==> flow/design.v <==
`timescale 1ns/10ps
module  CED(
	input  clk,
	input  rst,
	input  enable,
	output reg ird,
	input  [7:0] idata,	
	output reg [13:0] iaddr,
	output reg cwr_mag_0,
	output reg [12:0] cdata_mag_wr0,
	output reg crd_mag_0,
	input  [12:0] cdata_mag_rd0,
	output reg [13:0] caddr_mag_0,
	output reg cwr_ang_0,
	output reg [12:0] cdata_ang_wr0,
	output reg crd_ang_0,
	input  [12:0] cdata_ang_rd0,
	output reg [13:0] caddr_ang_0,
	output reg cwr1,
	output reg [12:0] cdata_wr1,
	output reg crd1,
	input  [12:0] cdata_rd1,
	output reg [13:0] caddr_1,
	output reg cwr2,
	output reg [12:0] cdata_wr2,
	output reg [13:0] caddr_2,
	output reg done
);
reg [5:0] state,next_state,i;
reg [7:0] Grayscale_temp[0:8];
reg signed [12:0] magnitude_L0[0:8];
reg [12:0] angle_L0[0:8];
reg signed [12:0] Gx,Gy,magnitude;
reg signed [12:0] Gx_abs,Gy_abs;
reg [15:0] n,j;
reg [12:0]angle;
reg signed[28:0] Gy_temp,angle_tmp, Gy_temp1;
parameter INIT=5'd0,GRAYSCALE_ADDR=5'd1,WAIT=5'd2,GRAYSCALE_DATA=5'd3,
          LAYER0=5'd4,INIT1=5'd5,LAYER1_ADDR=5'd6,WAIT1=5'd7,LAYER1_DATA=5'd8,
		  LAYER1_DATA1=5'd9,NMS=5'd10,INIT2=5'd11,LAYER2_ADDR=5'd12,
		  WAIT2=5'd13,LAYER2_DATA=5'd14,LAYER2_DATA1=5'd15,HT=5'd16,FINISHED=5'd17;
always @(posedge clk or posedge rst ) begin
  if(rst) state<=INIT;
  else state<=next_state;
end
always @(*) begin
	case (state)
		INIT:begin
		  next_state=(enable)?GRAYSCALE_ADDR:INIT;
		end 
		GRAYSCALE_ADDR:begin
		  next_state=WAIT;
		end
        WAIT:begin
		   next_state=GRAYSCALE_DATA;
		end
        GRAYSCALE_DATA:begin
			next_state=(i>8)?LAYER0:GRAYSCALE_ADDR;  
		end
		LAYER0:begin
		   next_state=(j>15875)?INIT1:GRAYSCALE_ADDR;
		end
        INIT1:begin
          next_state=LAYER1_ADDR;
        end
        LAYER1_ADDR:begin
            next_state=WAIT1;
	    end 
        WAIT1:begin
		   if((n>0&&n<125)||(n%126==0)||(n%126==125)||(n>15750&&n<15875))next_state=LAYER1_DATA1;
		   else next_state=LAYER1_DATA;
		end
		LAYER1_DATA:begin
		  next_state=(i>8)?NMS:LAYER1_ADDR; 
		end
		LAYER1_DATA1:begin
          next_state=LAYER1_ADDR;
		end
        NMS:begin
		  next_state=(n>15875)?INIT2:LAYER1_ADDR;
		end
		INIT2:begin
		  next_state=LAYER2_ADDR;
		end
		LAYER2_ADDR:begin
		  next_state=WAIT2;
		end
		WAIT2:begin
		  if((n>0&&n<125)||(n%126==0)||(n%126==125)||(n>15750&&n<15875))next_state=LAYER2_DATA1;
		  else next_state=LAYER2_DATA;
		end
		LAYER2_DATA:begin
		  next_state=(i>8)?HT:LAYER2_ADDR; 
		end
		LAYER2_DATA1:begin
          next_state=LAYER2_ADDR;
		end
		HT:begin
		  next_state=(n>15875)?FINISHED:LAYER2_ADDR;
		end
		default:begin
		  next_state=state;
		end 
	endcase	
end
always @(posedge clk) begin
		case (state)
		INIT:begin
		  n=0;
		  i=0;
		  j=0;
		  done=0;
		  ird=0;
		  cwr_mag_0=0;
		  cwr_ang_0=0;
		  crd_mag_0=0;
		  crd_ang_0=0;
		  cwr1=0;
		  crd1=0;
		  cwr2=0;
		  angle=0;
		  angle_tmp=0;
		end 
		GRAYSCALE_ADDR:begin
		  ird=1;
		  cwr_ang_0=0;
		  cwr_mag_0=0;
		  if (i==0)iaddr=n;
		  else if(i==1)iaddr=n+1;
		  else if(i==2)iaddr=n+2;
		  else if(i==3)iaddr=n+128;
		  else if(i==4)iaddr=n+129;
		  else if(i==5)iaddr=n+130;
		  else if(i==6)iaddr=n+256;
		  else if(i==7)iaddr=n+257;
		  else iaddr=n+258; 
		end
		WAIT:begin
		  angle=0;
		  angle_tmp=0;
		end
        GRAYSCALE_DATA:begin
		  Grayscale_temp[i]=idata;
		  i=i+1;
		end
		LAYER0:begin
		  i=0;
		  ird=0;
		  cwr_ang_0=1;
		  cwr_mag_0=1;
		  n=(n%128==125)?n+3:n+1;
		  Gx=-(Grayscale_temp[0])+Grayscale_temp[2]-(Grayscale_temp[3]<<1)+
		     (Grayscale_temp[5]<<1)-Grayscale_temp[6]+Grayscale_temp[8];
		  Gy=-Grayscale_temp[0]-(Grayscale_temp[1]<<1)-Grayscale_temp[2]+
		     Grayscale_temp[6]+(Grayscale_temp[7]<<1)+Grayscale_temp[8];
          Gx_abs=(Gx[12]==1)?-Gx:Gx;
          Gy_abs=(Gy[12]==1)?-Gy:Gy;
		  magnitude=Gx_abs+Gy_abs;
          angle_tmp=(Gx!=0)?(Gy<<16)/Gx:Gx;
		  if(angle_tmp<$signed(29'h00006A09) && angle_tmp>$signed(29'h1FFF95F7))begin                         
			if (Gx!=0&&Gy==0)angle=13'h00;
			else if (Gx==0&&Gy!=0)angle=13'h5a;
			else angle=13'h00;
		  end         
		  else if(angle_tmp>$signed(29'h00006A09) && angle_tmp<$signed(29'h00026A09))angle=13'h2d;            
		  else if(angle_tmp>$signed(29'h00026A09) || angle_tmp<$signed(29'h1FFD95F7))angle=13'h5a;            
		  else angle=13'h87;
		  caddr_mag_0=j;
		  cdata_mag_wr0=magnitude;
		  caddr_ang_0=j;
          cdata_ang_wr0=angle;
		  j=j+1;
		end
        INIT1:begin
		  j=0;
		  n=0;
		  i=0;
		  cwr_ang_0=0;
		  cwr_mag_0=0;
        end
		LAYER1_ADDR:begin
		  if ((n>0&&n<125)||(n%126==0)||(n%126==125)||(n>15750&&n<15875)) begin
		    cwr1=0;
			caddr_1=n;
		  end
          else begin
		    crd_ang_0=1;
		    crd_mag_0=1;
			cwr1=0;
			if (i==0)begin
			  caddr_ang_0=j;
			  caddr_mag_0=j;
			end
		    else if(i==1)begin
			  caddr_ang_0=j+1;
			  caddr_mag_0=j+1;
			end
		    else if(i==2)begin
			  caddr_ang_0=j+2;
			  caddr_mag_0=j+2;
			end
		    else if(i==3)begin
			  caddr_ang_0=j+126;
			  caddr_mag_0=j+126;
			end
		    else if(i==4)begin
			  caddr_ang_0=j+127;
			  caddr_mag_0=j+127;
			end
		    else if(i==5)begin
			  caddr_ang_0=j+128;
			  caddr_mag_0=j+128;
			end
		    else if(i==6)begin
			  caddr_ang_0=j+252;
			  caddr_mag_0=j+252;
			end
		    else if(i==7)begin
			  caddr_ang_0=j+253;
			  caddr_mag_0=j+253;
			end
		    else begin
			  caddr_ang_0=j+254;
			  caddr_mag_0=j+254;
			end
		  end
		end
		LAYER1_DATA:begin
		  angle_L0[i]=cdata_ang_rd0;
		  magnitude_L0[i]=cdata_mag_rd0;
		  i=i+1;
		end
		LAYER1_DATA1:begin
          	cwr1=1;
			cdata_wr1=0;
			n=n+1;
		end
		NMS:begin
		  crd_ang_0=0;
		  crd_mag_0=0;
		  cwr1=1;
		  caddr_1=n;
		  if (angle_L0[4]==13'h00) begin
            cdata_wr1=(magnitude_L0[4]>=magnitude_L0[3]
			          &&magnitude_L0[4]>=magnitude_L0[5])?magnitude_L0[4]:0;			
		  end
		  else if (angle_L0[4]==13'h2d) begin
			cdata_wr1=(magnitude_L0[4]>=magnitude_L0[2]
			          &&magnitude_L0[4]>=magnitude_L0[6])?magnitude_L0[4]:0;	
		  end
          else if (angle_L0[4]==13'h5a) begin
			cdata_wr1=(magnitude_L0[4]>=magnitude_L0[1]
			          &&magnitude_L0[4]>=magnitude_L0[7])?magnitude_L0[4]:0;	
		  end
		  else begin
			cdata_wr1=(magnitude_L0[4]>=magnitude_L0[0]
			          &&magnitude_L0[4]>=magnitude_L0[8])?magnitude_L0[4]:0;
		  end
		  j=(j%126==123)?j+3:j+1;
		  n=n+1;
		  i=0;
		end
		INIT2:begin
		  j=0;
		  n=0;
		  i=0;
          cwr1=0;
		end
		LAYER2_ADDR:begin
		  if ((n>0&&n<125)||(n%126==0)||(n%126==125)||(n>15750&&n<15875)) begin
		    cwr2=0;
			caddr_2=n;
		  end
          else begin
            crd1=1;
			cwr2=0;
			if (i==0)caddr_1=j;
		    else if(i==1)caddr_1=j+1;
		    else if(i==2)caddr_1=j+2;
		    else if(i==3)caddr_1=j+126;
		    else if(i==4)caddr_1=j+127;
		    else if(i==5)caddr_1=j+128;
		    else if(i==6)caddr_1=j+252;
		    else if(i==7)caddr_1=j+253;
		    else caddr_1=j+254;
		  end
		end
		LAYER2_DATA:begin
		  magnitude_L0[i]=cdata_rd1;
		  i=i+1;
		end	
		LAYER2_DATA1:begin
          	cwr2=1;
			cdata_wr2=0;
			n=n+1;
		end
		HT:begin
          crd1=0;
		  cwr2=1;
		  caddr_2=n;
          if (magnitude_L0[4]>=13'd100)cdata_wr2=13'd255;
		  else if(magnitude_L0[4]<13'd50)cdata_wr2=13'd0;
		  else begin
			if ((magnitude_L0[0]>=13'd100)||(magnitude_L0[1]>=13'd100)||
			    (magnitude_L0[2]>=13'd100)||(magnitude_L0[3]>=13'd100)||
				(magnitude_L0[5]>=13'd100)||(magnitude_L0[6]>=13'd100)||
				(magnitude_L0[7]>=13'd100)||(magnitude_L0[8]>=13'd100)) begin
				cdata_wr2=13'd255;
			end
			else cdata_wr2=13'd0;
		  end
		  j=(j%126==123)?j+3:j+1;
		  n=n+1;
		  i=0;
		end
		FINISHED:begin
		  done=1;
		end
		default:begin
		end 
	endcase
end
endmodule
Hand-over note for CED

# Reports on CED

Tool output for the design above before and after an edit, in the order of the flow.
Lines under "unedited" count in the file above, lines under "edited" in the edited file.
"change": "edited" minus "unedited" as printed here. "relative change": 100 x difference / "unedited".
Library cell names are shortened.
Not given: --

Top module: CED
Clock: clk
Library: sky130hd
Timing corner: tt_025C_1v80

# The edit

The edit as a unified diff against the file above.
A script made this edit. It changes what the design does and was not meant as an optimisation.

```diff
@@ -149,5 +149,5 @@
 		  cwr_ang_0=1;
 		  cwr_mag_0=1;
-		  n=(n%128==125)?n+3:n+1;
+		  n=(n%128==125)?n|3:n+1;
 		  Gx=-(Grayscale_temp[0])+Grayscale_temp[2]-(Grayscale_temp[3]<<1)+
 		     (Grayscale_temp[5]<<1)-Grayscale_temp[6]+Grayscale_temp[8];
```

# Word level

Source: Yosys, flattened and elaborated. Widths are those after wreduce. Registers that Yosys merges into a memory's read port (data or address) are not register bits. Print and check cells do not count.

Cells by class:

| item                          | unedited | edited | change | relative change (%) |
| add/subtract/negate cells     | 33       | 32     | -1     | -3.03 |
| divide/modulo/power cells     | 3        | 3      | 0      | 0.00 |
| magnitude comparators         | 31       | 31     | 0      | 0.00 |
| equality and inequality tests | 59       | 60     | +1     | +1.69 |
| muxes and demuxes             | 91       | 91     | 0      | 0.00 |
| reduce/logical cells          | 85       | 86     | +1     | +1.18 |

Operators by type and width:

| kind                                           | unedited | edited | change | relative change (%) |
| != test 2 bit (second input constant)          | 22       | 23     | +1     | +4.55 |
| AND reduction 2 bit                            | 13       | 14     | +1     | +7.69 |
| adder 16 x 2 -> 16 bit (second input constant) | 2        | 1      | -1     | -50.00 |

Operator kinds equal on both sides are left out: 73.

Bit counts:

| item                  | unedited | edited | change | relative change (%) |
| register bits         | 353      | 353    | 0      | 0.00 |
| bits of input ports   | 50       | 50     | 0      | 0.00 |
| output and inout bits | 131      | 131    | 0      | 0.00 |
| elaborated cells      | 339      | 341    | +2     | +0.59 |

# Depth

Depth = most cells in a row (Yosys ltp): at word level without a register or memory, in the mapped netlist without a sequential cell, where the memories' decode and read muxes count.

Logic depth:

| item             | unedited | edited | change | relative change (%) |
| word-level depth | 13       | 13     | 0      | 0.00 |
| ABC_AREA         | 0        | 0      | --     | -- |
| mapped depth     | 453      | 473    | +20    | +4.42 |

# Synthesis result

The flow's flattened synthesis, as Yosys stat reports it; memories are mapped. The netlist is that of the ABC_AREA named above (0 if unset); the other value can give another one.

Synthesis totals:

| item                               | unedited | edited  | change  | relative change (%) |
| mapped cells                       | 6576     | 6402    | -174    | -2.65 |
| cell area after synthesis (um^2)   | 51765.9  | 50428.4 | -1337.5 | -2.58 |
| sequential part of the area (um^2) | 10301.1  | 10301.1 | 0.0     | 0.00 |
| flip-flops                         | 346      | 346     | 0       | 0.00 |
| buffers                            | 263      | 252     | -11     | -4.18 |

Cells by type:

| type     | unedited | edited | change | relative change (%) |
| nor3_1   | 182      | 214    | +32    | +17.58 |
| o21ai_0  | 440      | 410    | -30    | -6.82 |
| and3_1   | 99       | 76     | -23    | -23.23 |
| nand2_1  | 519      | 497    | -22    | -4.24 |
| nor2_1   | 587      | 606    | +19    | +3.24 |
| o211ai_1 | 61       | 42     | -19    | -31.15 |
| o22ai_1  | 40       | 21     | -19    | -47.50 |
| a21oi_1  | 446      | 462    | +16    | +3.59 |
| clkbuf_1 | 193      | 177    | -16    | -8.29 |
| mux2_2   | 103      | 88     | -15    | -14.56 |
| xor2_1   | 134      | 120    | -14    | -10.45 |
| xnor2_1  | 239      | 250    | +11    | +4.60 |
| nor2b_1  | 94       | 83     | -11    | -11.70 |
| o31ai_1  | 68       | 57     | -11    | -16.18 |
| nand3_1  | 180      | 170    | -10    | -5.56 |
| or2_2    | 50       | 40     | -10    | -20.00 |
| or4_1    | 18       | 8      | -10    | -55.56 |
| nand3b_1 | 12       | 22     | +10    | +83.33 |

Cell types equal on both sides are left out: 21.
Not every row of either side is listed.

# Path before layout

Path of least setup slack by OpenSTA after synthesis, without wires, with an ideal clock, recovery checks aside; 20% of the period is set as input and as output delay. Where synthesis merged equal registers, the netlist keeps one of their names.

Timing path after synthesis:

| item                          | unedited                      | edited                        | change | relative change (%) |
| path kind                     | reg2reg                       | reg2reg                       | --     | -- |
| start                         | register Grayscale_temp[0][0] | register Grayscale_temp[0][2] | --     | -- |
| end                           | register cdata_ang_wr0[3]     | register cdata_ang_wr0[3]     | --     | -- |
| clock period (ns)             | 90.0                          | 90.0                          | 0.0    | 0.00 |
| time at the first pin (ns)    | 0.000                         | 0.000                         | 0.000  | -- |
| data arrival time (ns)        | 83.368                        | 86.100                        | +2.732 | +3.28 |
| setup slack (ns)              | 6.359                         | 3.621                         | -2.738 | -- |
| delay of the path (ns)        | 83.641                        | 86.379                        | +2.738 | +3.27 |
| stages on the path            | 443                           | 462                           | +19    | +4.29 |
| synthesis period reached (ns) | 83.641                        | 86.379                        | +2.738 | +3.27 |

"delay of the path" is the arrival time less input delay plus setup time.
"stages on the path": output pins that drive a net of the path, with the launching flip-flop's if there is one; two outputs of one cell count as two.
"synthesis period reached" is the clock period less the worst setup slack; recovery checks do not enter. This is arithmetic on one report: input and output delays are still those of the set period (20% each).
Between the ends stands the longest chain of elaborated cells between them, by number of cells; it is not shown to be the way that was timed. Of several equally long chains one is given.
Each line given opens the expression or statement behind the cell; cells for indexed reads and writes are added by Yosys, which also makes memories of some case tables.

On the way, after synthesis, unedited:
Cell sequence: edfxtp_1 inv_1 ha_1 xor2_1 xnor2_1 fa_1 inv_1 fa_1 inv_1 ha_1 a21o_1 a21oi_1 o21ai_0 a21oi_1 o21ai_0 a21oi_1 o21ai_0 a2111o_1 (+407 left out) a221oi_1 o21ai_0 a21oi_1 o311ai_0 nand2_1 ha_1 and3_1 clkbuf_1 and4_1 clkbuf_1 a21oi_1 xnor2_1 nand3_1 or4b_2 nand3_1 o31ai_1 a211oi_1 a21oi_1
Cells in the longest elaborated chain: 13

Ends and longest elaborated chain, after synthesis, unedited:

| item                                     | RTL line | RTL |
| start: declaration                       | 30       | `reg [7:0] Grayscale_temp[0:8];` |
| start: assignment                        | 143      | `Grayscale_temp[i]=idata;` |
| negator 8 -> 13 bit                      | 154      | `Gy=-Grayscale_temp[0]-(Grayscale_temp[1]<<1)-Grayscale_temp[2]+` |
| subtractor 13 x 9 -> 13 bit              | 154      |  |
| subtractor 13 x 8 -> 13 bit              | 154      |  |
| adder 13 x 8 -> 13 bit                   | 154      |  |
| adder 13 x 9 -> 13 bit                   | 154      |  |
| adder 13 x 8 -> 13 bit                   | 154      |  |
| divider 29 x 13 -> 29 bit                | 159      | `angle_tmp=(Gx!=0)?(Gy<<16)/Gx:Gx;` |
| two-way mux 29 bit                       | 159      |  |
| greater-than comparator 29 x 19 -> 1 bit | 166      | `else if(angle_tmp>$signed(29'h00026A09) \|\| angle_tmp<$signed(29'h1FFD95F7))angle=13'h5a;` |
| logical OR 1 bit                         | 166      |  |
| two-way mux 8 bit                        | 166      |  |
| two-way mux 8 bit                        | 165      | `else if(angle_tmp>$signed(29'h00006A09) && angle_tmp<$signed(29'h00026A09))angle=13'h2d;` |
| two-way mux 8 bit                        | 160      | `if(angle_tmp<$signed(29'h00006A09) && angle_tmp>$signed(29'h1FFF95F7))begin` |
| end: assignment                          | 171      | `cdata_ang_wr0=angle;` |
| end: declaration                         | 15       | `output reg [12:0] cdata_ang_wr0,` |

On the way, after synthesis, edited:
Cell sequence: edfxtp_1 nor4_1 nand2_1 nor3_1 nor2_1 xor2_1 fa_1 inv_1 fa_1 inv_1 ha_1 and3_1 a31oi_1 o21ai_1 a21o_1 a21o_1 xnor2_1 mux2_2 (+426 left out) o311ai_0 a21o_1 a21o_1 a21o_1 a21oi_1 o31a_1 nor3_1 a211oi_1 ha_1 nand3_1 or3_1 a2111oi_0 nor3_1 or4b_2 a221oi_1 o2111ai_1 a21boi_0 a41oi_1
Cells in the longest elaborated chain: 13

Ends and longest elaborated chain, after synthesis, edited:

| item                                     | RTL line | RTL |
| start: declaration                       | 30       | `reg [7:0] Grayscale_temp[0:8];` |
| start: assignment                        | 143      | `Grayscale_temp[i]=idata;` |
| negator 8 -> 13 bit                      | 154      | `Gy=-Grayscale_temp[0]-(Grayscale_temp[1]<<1)-Grayscale_temp[2]+` |
| subtractor 13 x 9 -> 13 bit              | 154      |  |
| subtractor 13 x 8 -> 13 bit              | 154      |  |
| adder 13 x 8 -> 13 bit                   | 154      |  |
| adder 13 x 9 -> 13 bit                   | 154      |  |
| adder 13 x 8 -> 13 bit                   | 154      |  |
| divider 29 x 13 -> 29 bit                | 159      | `angle_tmp=(Gx!=0)?(Gy<<16)/Gx:Gx;` |
| two-way mux 29 bit                       | 159      |  |
| greater-than comparator 29 x 19 -> 1 bit | 166      | `else if(angle_tmp>$signed(29'h00026A09) \|\| angle_tmp<$signed(29'h1FFD95F7))angle=13'h5a;` |
| logical OR 1 bit                         | 166      |  |
| two-way mux 8 bit                        | 166      |  |
| two-way mux 8 bit                        | 165      | `else if(angle_tmp>$signed(29'h00006A09) && angle_tmp<$signed(29'h00026A09))angle=13'h2d;` |
| two-way mux 8 bit                        | 160      | `if(angle_tmp<$signed(29'h00006A09) && angle_tmp>$signed(29'h1FFF95F7))begin` |
| end: assignment                          | 171      | `cdata_ang_wr0=angle;` |
| end: declaration                         | 15       | `output reg [12:0] cdata_ang_wr0,` |

# Path in the finished layout

From the final timing report of each run of pair 1: the path of least setup slack in the routed layout; clock arrival at registers is part of the times.

Timing path after layout:

| item                       | unedited                      | edited                        | change | relative change (%) |
| path kind                  | reg2reg                       | reg2reg                       | --     | -- |
| start                      | register Grayscale_temp[0][0] | register Grayscale_temp[0][2] | --     | -- |
| end                        | register cdata_ang_wr0[3]     | register cdata_ang_wr0[3]     | --     | -- |
| clock period (ns)          | 90.0                          | 90.0                          | 0.0    | 0.00 |
| time at the first pin (ns) | 0.57                          | 0.57                          | 0.00   | 0.00 |
| data arrival time (ns)     | 83.33                         | 83.45                         | +0.12  | +0.14 |
| setup slack (ns)           | 6.98                          | 6.84                          | -0.14  | -- |
| stages on the path         | 416                           | 429                           | +13    | +3.12 |

Between the ends stands the longest chain of elaborated cells between them, by number of cells; it is not shown to be the way that was timed. Of several equally long chains one is given.

On the way, after layout, unedited:
Cell sequence: edfxtp_1 inv_1 ha_1 inv_1 fa_1 inv_1 fa_1 inv_1 fa_1 inv_1 ha_1 inv_1 fa_1 nor2b_1 o21ai_0 a21boi_0 o21ai_0 a21boi_0 (+380 left out) o21ai_0 nand2b_1 a221oi_1 o21ai_0 a21oi_1 o311ai_0 nand2_1 ha_1 nand2_1 o41ai_4 xnor2_1 and2_1 nand4b_1 or4b_2 nand3_1 o31ai_1 a211oi_2 a21oi_1
Cells in the longest elaborated chain: 13

Ends and longest elaborated chain, after layout, unedited:

| item                                     | RTL line | RTL |
| start: declaration                       | 30       | `reg [7:0] Grayscale_temp[0:8];` |
| start: assignment                        | 143      | `Grayscale_temp[i]=idata;` |
| negator 8 -> 13 bit                      | 154      | `Gy=-Grayscale_temp[0]-(Grayscale_temp[1]<<1)-Grayscale_temp[2]+` |
| subtractor 13 x 9 -> 13 bit              | 154      |  |
| subtractor 13 x 8 -> 13 bit              | 154      |  |
| adder 13 x 8 -> 13 bit                   | 154      |  |
| adder 13 x 9 -> 13 bit                   | 154      |  |
| adder 13 x 8 -> 13 bit                   | 154      |  |
| divider 29 x 13 -> 29 bit                | 159      | `angle_tmp=(Gx!=0)?(Gy<<16)/Gx:Gx;` |
| two-way mux 29 bit                       | 159      |  |
| greater-than comparator 29 x 19 -> 1 bit | 166      | `else if(angle_tmp>$signed(29'h00026A09) \|\| angle_tmp<$signed(29'h1FFD95F7))angle=13'h5a;` |
| logical OR 1 bit                         | 166      |  |
| two-way mux 8 bit                        | 166      |  |
| two-way mux 8 bit                        | 165      | `else if(angle_tmp>$signed(29'h00006A09) && angle_tmp<$signed(29'h00026A09))angle=13'h2d;` |
| two-way mux 8 bit                        | 160      | `if(angle_tmp<$signed(29'h00006A09) && angle_tmp>$signed(29'h1FFF95F7))begin` |
| end: assignment                          | 171      | `cdata_ang_wr0=angle;` |
| end: declaration                         | 15       | `output reg [12:0] cdata_ang_wr0,` |

On the way, after layout, edited:
Cell sequence: edfxtp_1 nor4_2 nand2_1 xor2_1 xor2_1 fa_1 inv_1 fa_1 inv_1 ha_1 and3_1 a31oi_2 o21ai_1 a21o_1 a21o_1 xor2_1 buf_4 a211oi_2 (+393 left out) a21o_1 a21o_1 a21o_1 a21oi_1 o31a_1 nor3_1 a211oi_2 buf_4 ha_1 nand3_4 or3_4 a2111oi_0 nor3_1 or4b_2 a221oi_2 o2111ai_2 a21boi_2 a41oi_1
Cells in the longest elaborated chain: 13

Ends and longest elaborated chain, after layout, edited:

| item                                     | RTL line | RTL |
| start: declaration                       | 30       | `reg [7:0] Grayscale_temp[0:8];` |
| start: assignment                        | 143      | `Grayscale_temp[i]=idata;` |
| negator 8 -> 13 bit                      | 154      | `Gy=-Grayscale_temp[0]-(Grayscale_temp[1]<<1)-Grayscale_temp[2]+` |
| subtractor 13 x 9 -> 13 bit              | 154      |  |
| subtractor 13 x 8 -> 13 bit              | 154      |  |
| adder 13 x 8 -> 13 bit                   | 154      |  |
| adder 13 x 9 -> 13 bit                   | 154      |  |
| adder 13 x 8 -> 13 bit                   | 154      |  |
| divider 29 x 13 -> 29 bit                | 159      | `angle_tmp=(Gx!=0)?(Gy<<16)/Gx:Gx;` |
| two-way mux 29 bit                       | 159      |  |
| greater-than comparator 29 x 19 -> 1 bit | 166      | `else if(angle_tmp>$signed(29'h00026A09) \|\| angle_tmp<$signed(29'h1FFD95F7))angle=13'h5a;` |
| logical OR 1 bit                         | 166      |  |
| two-way mux 8 bit                        | 166      |  |
| two-way mux 8 bit                        | 165      | `else if(angle_tmp>$signed(29'h00006A09) && angle_tmp<$signed(29'h00026A09))angle=13'h2d;` |
| two-way mux 8 bit                        | 160      | `if(angle_tmp<$signed(29'h00006A09) && angle_tmp>$signed(29'h1FFF95F7))begin` |
| end: assignment                          | 171      | `cdata_ang_wr0=angle;` |
| end: declaration                         | 15       | `output reg [12:0] cdata_ang_wr0,` |

# Measured runs

Both versions went through the flow (Yosys, OpenROAD) with the same settings in each pair. Constraints: input delay and output delay 20% of the set period each, output load 0.01 pF.

Flow settings, pair 1:
CORE_UTILIZATION: 40
PLACE_DENSITY: 0.6
period_ns: 90.0
CAP_MARGIN: 20
CORE_MARGIN: 2
SLEW_MARGIN: 20

Results, pair 1:

| item                                          | unedited | edited   | change  | relative change (%) |
| cell area after synthesis (um^2)              | 51765.9  | 50428.4  | -1337.5 | -2.58 |
| die footprint (um^2)                          | 132307.0 | 128928.0 | -3379.0 | -2.55 |
| standard-cell area of the final layout (um^2) | 57833.0  | 56877.0  | -956.0  | -1.65 |
| utilization in the final report (%)           | 45.2     | 45.4     | +0.2    | -- |
| smallest setup slack (ns)                     | 6.978    | 6.836    | -0.142  | -- |
| post-route setup TNS (ns)                     | 0.000    | 0.000    | 0.000   | -- |
| post-route worst hold slack (ns)              | 0.361    | 0.366    | +0.005  | -- |
| achieved period (ns)                          | 83.022   | 83.164   | +0.142  | +0.17 |

Flow settings, pair 2:
CORE_ASPECT_RATIO: 0.69
CORE_UTILIZATION: 40
CTS_CLUSTER_SIZE: 82
GPL_ROUTABILITY_DRIVEN: 1
TNS_END_PERCENT: 35
period_ns: 68.5
CAP_MARGIN: 20
CORE_MARGIN: 2
SLEW_MARGIN: 20

Results, pair 2:

| item                                          | unedited | edited   | change  | relative change (%) |
| cell area after synthesis (um^2)              | 51765.9  | 50428.4  | -1337.5 | -2.58 |
| die footprint (um^2)                          | 132359.0 | 128976.0 | -3383.0 | -2.56 |
| standard-cell area of the final layout (um^2) | 72528.3  | 71496.1  | -1032.2 | -1.42 |
| utilization in the final report (%)           | 56.6     | 57.0     | +0.4    | -- |
| smallest setup slack (ns)                     | -4.008   | -4.879   | -0.871  | -- |
| post-route setup TNS (ns)                     | -23.739  | -28.826  | -5.087  | -- |
| post-route worst hold slack (ns)              | 0.358    | 0.358    | 0.000   | -- |
| achieved period (ns)                          | 72.508   | 73.379   | +0.871  | +1.20 |

"achieved period" = clock period - worst setup slack. The figure is calculated, with input and output delays left at 20% of the set period.

End of note.
